==> flow/design.v <==
`timescale 1ns/10ps
module mm_gcd (
    clock,
    reset,
    a,
    b,
    c,
    start,
    finished
);
input clock;
input reset;
input [31:0] a;
input [31:0] b;
output [31:0] c;
reg [31:0] c;
input start;
output finished;
reg finished;
reg [31:0] y;
reg [31:0] x;
always @(posedge clock) begin: MM_GCD_RTL
    if (reset == 0) begin
        y <= 0;
        x <= 0;
        finished <= 1;
        c <= 0;
    end
    else begin
        if (start) begin
            finished <= 1'b0;
            x <= a;
            y <= b;
        end
        else begin
            if ((y == 0)) begin
                finished <= 1'b1;
                c <= x;
            end
            else if ((x > y)) begin
                x <= (x - y);
            end
            else begin
                y <= (y - x);
            end
        end
    end
end
endmodule
Appendix: tool output

Tool chain data of mm_gcd
Each step is given for the RTL above and for the edited RTL. Lines under "unedited" count in the file above, lines under "edited" in the edited file. "difference": "edited" minus "unedited" as printed here. "relative change": 100 x difference / "unedited". Operators: Yosys type, input widths -> output width; for muxes data width and select width s. Not given: -

Top module: mm_gcd. Clock port: clock. Cell library: sky130hd. Library corner: tt_025C_1v80.

Edit of the RTL
The edit as a unified diff against the file above. This change comes from a script, not from a designer. The edited design behaves differently; no optimisation was intended.

```diff
@@ -39,5 +39,5 @@
             end
             else if ((x > y)) begin
-                x <= (x - y);
+                x <= (x + y);
             end
             else begin
```

After elaboration
Source: Yosys, flattened and elaborated, memories not mapped. Widths are those after wreduce. Registers that Yosys merges into a memory's read port (data or address) are not register bits. Print and check cells do not count. Equal cells are merged and count once.

Storage and ports: flip-flop bits (word level) (unedited 97, edited 97, difference 0, relative change 0.00%); input bits (unedited 67, edited 67, difference 0, relative change 0.00%); output and inout port bits (unedited 33, edited 33, difference 0, relative change 0.00%); cells after elaboration (unedited 24, edited 24, difference 0, relative change 0.00%).

Cells by class: $add $sub $neg (unedited 2, edited 2, difference 0, relative change 0.00%); order comparisons (unedited 1, edited 1, difference 0, relative change 0.00%); equality and inequality tests (unedited 2, edited 2, difference 0, relative change 0.00%); multiplexer cells (unedited 8, edited 8, difference 0, relative change 0.00%); bitwise gates (word level) (unedited 1, edited 1, difference 0, relative change 0.00%); reduce/logical cells (unedited 6, edited 6, difference 0, relative change 0.00%).

Operators by type and width: $sub 32x32->32 (unedited 2, edited 1, difference -1, relative change -50.00%); $add 32x32->32 (unedited 0, edited 1, difference +1).

Operator kinds equal on both sides are left out: 8.

Depth
Longest topological path by Yosys (ltp), each cell counted once; first at word level (registers and memories cut), then after technology mapping (sequential cells cut; the memories' decode and read muxes count).

Logic depth: depth after elaboration (unedited 4, edited 4, difference 0, relative change 0.00%); ABC_AREA (unedited 0, edited 0); mapped depth (unedited 14, edited 14, difference 0, relative change 0.00%); depth with buffers taken out (unedited 12, edited 12, difference 0, relative change 0.00%).

Mapped cells and area
The flow's flattened synthesis, as Yosys stat reports it; memories are mapped. The netlist is that of the ABC_AREA named above (0 if unset); the other value can give another one.

Mapped netlist: cells in the netlist (unedited 997, edited 997, difference 0, relative change 0.00%); mapped area (mm^2) (unedited 0.0076273, edited 0.0076911, difference +0.0000638, relative change +0.84%); sequential area (mm^2) (unedited 0.0019419, edited 0.0019419, difference 0.0000000, relative change 0.00%); flip-flop cells (unedited 97, edited 97, difference 0, relative change 0.00%); buffers (unedited 62, edited 68, difference +6, relative change +9.68%).

Cell types: sky130_fd_sc_hd__nor2_1 (unedited 45, edited 127, difference +82, relative change +182.22%); sky130_fd_sc_hd__a21oi_1 (unedited 127, edited 77, difference -50, relative change -39.37%); sky130_fd_sc_hd__nand2_1 (unedited 136, edited 92, difference -44, relative change -32.35%); sky130_fd_sc_hd__mux2i_1 (unedited 4, edited 46, difference +42, relative change +1050.00%); sky130_fd_sc_hd__inv_1 (unedited 81, edited 60, difference -21, relative change -25.93%); sky130_fd_sc_hd__a211oi_1 (unedited 2, edited 18, difference +16, relative change +800.00%); sky130_fd_sc_hd__buf_2 (unedited 28, edited 16, difference -12, relative change -42.86%); sky130_fd_sc_hd__nand4_1 (unedited 19, edited 7, difference -12, relative change -63.16%); sky130_fd_sc_hd__and3_1 (unedited 12, edited 2, difference -10, relative change -83.33%); sky130_fd_sc_hd__o21ai_2 (unedited 10, edited 0, difference -10, relative change -100.00%); sky130_fd_sc_hd__a31oi_1 (unedited 5, edited 15, difference +10, relative change +200.00%); sky130_fd_sc_hd__xor2_1 (unedited 19, edited 10, difference -9, relative change -47.37%); sky130_fd_sc_hd__o211ai_1 (unedited 12, edited 21, difference +9, relative change +75.00%); sky130_fd_sc_hd__a22oi_2 (unedited 10, edited 1, difference -9, relative change -90.00%); sky130_fd_sc_hd__nand2b_1 (unedited 4, edited 13, difference +9, relative change +225.00%); sky130_fd_sc_hd__a21o_1 (unedited 26, edited 18, difference -8, relative change -30.77%); sky130_fd_sc_hd__o21ai_0 (unedited 55, edited 48, difference -7, relative change -12.73%); sky130_fd_sc_hd__nor2b_1 (unedited 7, edited 14, difference +7, relative change +100.00%).

Cell types equal on both sides are left out: 11. The list need not be complete.

Worst setup path after synthesis
Source: OpenSTA report_checks on the synthesized netlist (no wires, ideal clock, input and output delay 20% of the period each), path of least setup slack; recovery checks are left aside. Register names are those of the netlist, which keeps one name where synthesis merged equal registers.

Timing path after synthesis: path kind (unedited flip-flop to flip-flop, edited flip-flop to flip-flop); start point (unedited reg x[0], edited reg y[0]); end point (unedited reg y[18], edited reg y[8]); clock period (ns) (unedited 5.0, edited 5.0, difference 0.0, relative change 0.00%); library setup time (ns) (unedited 0.067, edited 0.116, difference +0.049); launch time at the first pin (ns) (unedited 0.000, edited 0.000, difference 0.000); arrival time (ns) (unedited 2.779, edited 2.761, difference -0.018, relative change -0.65%); data required time (ns) (unedited 4.933, edited 4.884, difference -0.049, relative change -0.99%); path slack (ns) (unedited 2.154, edited 2.123, difference -0.031); path delay (ns) (unedited 2.846, edited 2.877, difference +0.031, relative change +1.09%); driving pins on the path (unedited 15, edited 15, difference 0, relative change 0.00%); path buffers (unedited 2, edited 2, difference 0, relative change 0.00%); period reached after synthesis (ns) (unedited 2.846, edited 2.877, difference +0.031, relative change +1.09%).

"path delay" = arrival - input delay + setup time. "driving pins on the path" counts driving pins, that of a launching flip-flop among them; a cell with two outputs on the path counts twice. "period reached after synthesis" = period - worst setup slack (recovery checks aside). The figure is calculated, with input and output delays left at 20% of the set period. The rows between start and end are the longest chain of elaborated cells between them; the timing report does not say that the signal goes this way. Where chains are equally long, one stands for them. Each line given opens the expression or statement behind the cell; cells for indexed reads and writes are added by Yosys, which also makes memories of some case tables. A register here has more assigning lines than the two given.

On the way, after synthesis, unedited:
Cell sequence: sky130_fd_sc_hd__dfxtp_1 sky130_fd_sc_hd__inv_1 sky130_fd_sc_hd__ha_1 sky130_fd_sc_hd__fa_1 sky130_fd_sc_hd__nand2b_2 sky130_fd_sc_hd__a21oi_2 sky130_fd_sc_hd__o41a_4 sky130_fd_sc_hd__a211oi_2 sky130_fd_sc_hd__o21a_4 sky130_fd_sc_hd__a21o_1 sky130_fd_sc_hd__buf_6 sky130_fd_sc_hd__a211oi_4 sky130_fd_sc_hd__buf_8 sky130_fd_sc_hd__a22oi_2 sky130_fd_sc_hd__o21ai_2. For cells in the longest elaborated chain the number is 4. Elaborated cells between the ends (all ways): 7. Under RTL lines with such cells stands 4. Those cells by class: add/sub (1); compare (1); eq/ne (1); mux (3); reduce/logical (1).

Ends and longest elaborated chain, after synthesis, unedited: start: declaration (line 21) `reg [31:0] x;`; start: assignment (line 32) `x <= a;`; start: assignment (line 41) `x <= (x - y);`; $sub 32x32->32 (line 44) `y <= (y - x);`; $mux 32 (line 40) `else if ((x > y)) begin`; $mux 32 (line 36) `if ((y == 0)) begin`; $mux 32 (line 30) `if (start) begin`; end: assignment (line 33) `y <= b;`; end: assignment (line 44); end: declaration (line 20) `reg [31:0] y;`.

On the way, after synthesis, edited:
Cell sequence: sky130_fd_sc_hd__dfxtp_1 sky130_fd_sc_hd__inv_1 sky130_fd_sc_hd__ha_1 sky130_fd_sc_hd__fa_1 sky130_fd_sc_hd__nand2b_1 sky130_fd_sc_hd__a21o_1 sky130_fd_sc_hd__a31oi_1 sky130_fd_sc_hd__a22oi_2 sky130_fd_sc_hd__o211ai_2 sky130_fd_sc_hd__a221o_1 sky130_fd_sc_hd__o21ba_1 sky130_fd_sc_hd__buf_2 sky130_fd_sc_hd__buf_2 sky130_fd_sc_hd__o311ai_0 sky130_fd_sc_hd__o211a_1. For cells in the longest elaborated chain the number is 4. Elaborated cells between the ends (all ways): 9. Under RTL lines with such cells stands 4. Those cells by class: add/sub (1); compare (1); eq/ne (2); mux (3); reduce/logical (2).

Ends and longest elaborated chain, after synthesis, edited: start: declaration (line 20) `reg [31:0] y;`; start: assignment (line 33) `y <= b;`; start: assignment (line 44) `y <= (y - x);`; $sub 32x32->32 (line 44); $mux 32 (line 40) `else if ((x > y)) begin`; $mux 32 (line 36) `if ((y == 0)) begin`; $mux 32 (line 30) `if (start) begin`; end: assignment (line 33); end: assignment (line 44); end: declaration (line 20).

Timing after layout
From the final timing report of the runs of pair A: the path of least setup slack in the routed layout; clock arrival at registers is part of the times.

Timing path after layout: path kind (unedited flip-flop to flip-flop, edited flip-flop to flip-flop); start point (unedited reg y[27], edited reg y[0]); end point (unedited reg y[4], edited reg y[8]); clock period (ns) (unedited 3.8, edited 3.8, difference 0.0, relative change 0.00%); library setup time (ns) (unedited 0.05, edited 0.10, difference +0.05); launch time at the first pin (ns) (unedited 0.35, edited 0.35, difference 0.00, relative change 0.00%); arrival time (ns) (unedited 3.70, edited 3.69, difference -0.01, relative change -0.27%); data required time (ns) (unedited 4.11, edited 4.05, difference -0.06, relative change -1.46%); path slack (ns) (unedited 0.41, edited 0.36, difference -0.05); driving pins on the path (unedited 14, edited 14, difference 0, relative change 0.00%); path buffers (unedited 2, edited 1, difference -1, relative change -50.00%).

The rows between start and end are the longest chain of elaborated cells between them; the timing report does not say that the signal goes this way. Where chains are equally long, one stands for them. A register here has more assigning lines than the two given.

On the way, after layout, unedited:
Cell sequence: sky130_fd_sc_hd__dfxtp_1 sky130_fd_sc_hd__inv_1 sky130_fd_sc_hd__ha_1 sky130_fd_sc_hd__a21oi_1 sky130_fd_sc_hd__o21ai_2 sky130_fd_sc_hd__a221oi_4 sky130_fd_sc_hd__o21ai_0 sky130_fd_sc_hd__o31ai_1 sky130_fd_sc_hd__buf_4 sky130_fd_sc_hd__a21o_1 sky130_fd_sc_hd__buf_4 sky130_fd_sc_hd__nand3_4 sky130_fd_sc_hd__a211o_1 sky130_fd_sc_hd__nand2_1. For cells in the longest elaborated chain the number is 4. Elaborated cells between the ends (all ways): 8. Under RTL lines with such cells stands 3. Those cells by class: compare (1); eq/ne (2); mux (3); reduce/logical (2).

Ends and longest elaborated chain, after layout, unedited: start: declaration (line 20) `reg [31:0] y;`; start: assignment (line 33) `y <= b;`; start: assignment (line 44) `y <= (y - x);`; $gt 32x32->1 (line 40) `else if ((x > y)) begin`; $mux 32 (line 40); $mux 32 (line 36) `if ((y == 0)) begin`; $mux 32 (line 30) `if (start) begin`; end: assignment (line 33); end: assignment (line 44); end: declaration (line 20).

On the way, after layout, edited:
Cell sequence: sky130_fd_sc_hd__dfxtp_1 sky130_fd_sc_hd__inv_1 sky130_fd_sc_hd__ha_1 sky130_fd_sc_hd__fa_1 sky130_fd_sc_hd__nand2b_1 sky130_fd_sc_hd__a21o_1 sky130_fd_sc_hd__a31oi_1 sky130_fd_sc_hd__a22oi_2 sky130_fd_sc_hd__o211ai_2 sky130_fd_sc_hd__a221o_1 sky130_fd_sc_hd__o21ba_2 sky130_fd_sc_hd__buf_12 sky130_fd_sc_hd__o311ai_0 sky130_fd_sc_hd__o211a_1. For cells in the longest elaborated chain the number is 4. Elaborated cells between the ends (all ways): 9. Under RTL lines with such cells stands 4. Those cells by class: add/sub (1); compare (1); eq/ne (2); mux (3); reduce/logical (2).

Ends and longest elaborated chain, after layout, edited: start: declaration (line 20) `reg [31:0] y;`; start: assignment (line 33) `y <= b;`; start: assignment (line 44) `y <= (y - x);`; $sub 32x32->32 (line 44); $mux 32 (line 40) `else if ((x > y)) begin`; $mux 32 (line 36) `if ((y == 0)) begin`; $mux 32 (line 30) `if (start) begin`; end: assignment (line 33); end: assignment (line 44); end: declaration (line 20).

Measured runs
Both versions went through the flow (Yosys, OpenROAD) with the same settings in each pair. Constraints: input delay and output delay 20% of the set period each, output load 0.01 pF.

Flow settings, pair A:
Under period_ns stands 3.8. For CAP_MARGIN the number is 20. The figure for CORE_MARGIN is 2. CORE_UTILIZATION: 40. Under SLEW_MARGIN stands 20.

Measured results, pair A: mapped cell area after synthesis (mm^2) (unedited 0.0076273, edited 0.0076911, difference +0.0000638, relative change +0.84%); area inside the die boundary (mm^2) (unedited 0.0201881, edited 0.0203533, difference +0.0001652, relative change +0.82%); standard-cell area of the final layout (mm^2) (unedited 0.0091838, edited 0.009165, difference -0.0000188, relative change -0.20%); utilization (unedited 0.491, edited 0.488, difference -0.003); worst setup slack after layout (ns) (unedited 0.411, edited 0.361, difference -0.050); total negative setup slack (ns) (unedited 0.000, edited 0.000, difference 0.000); worst hold slack after layout (ns) (unedited 0.454, edited 0.478, difference +0.024); total power after layout (µW) (unedited 9928, edited 8799, difference -1129, relative change -11.37%); period reached (ns) (unedited 3.389, edited 3.439, difference +0.050, relative change +1.48%).

Flow settings, pair B:
For CAP_MARGIN the number is 5. The figure for CELL_PAD_IN_SITES_GLOBAL_PLACEMENT is 1. The figure for CORE_ASPECT_RATIO is 0.53. CORE_UTILIZATION: 58. For CTS_CLUSTER_SIZE the number is 76. The figure for PLACE_DENSITY is 0.78. For SETUP_SLACK_MARGIN the number is 0.67. Under SLEW_MARGIN stands 40. For TNS_END_PERCENT the number is 5. Under period_ns stands 2.9. The figure for CORE_MARGIN is 2.

Measured results, pair B: mapped cell area after synthesis (mm^2) (unedited 0.0076273, edited 0.0076911, difference +0.0000638, relative change +0.84%); area inside the die boundary (mm^2) (unedited 0.0141306, edited 0.0142446, difference +0.0001140, relative change +0.81%); standard-cell area of the final layout (mm^2) (unedited 0.011481, edited 0.0113221, difference -0.0001589, relative change -1.38%); utilization (unedited 0.897, edited 0.879, difference -0.018); worst setup slack after layout (ns) (unedited -0.220, edited -0.362, difference -0.142); total negative setup slack (ns) (unedited -6.022, edited -12.147, difference -6.125); worst hold slack after layout (ns) (unedited 0.455, edited 0.484, difference +0.029); period reached (ns) (unedited 3.120, edited 3.262, difference +0.142, relative change +4.55%).

"period reached" means the clock period less the worst setup slack. The figure is calculated, with input and output delays left at 20% of the set period. "total power after layout" rests on the timing tool's default activity at the inputs, not on a simulated workload.
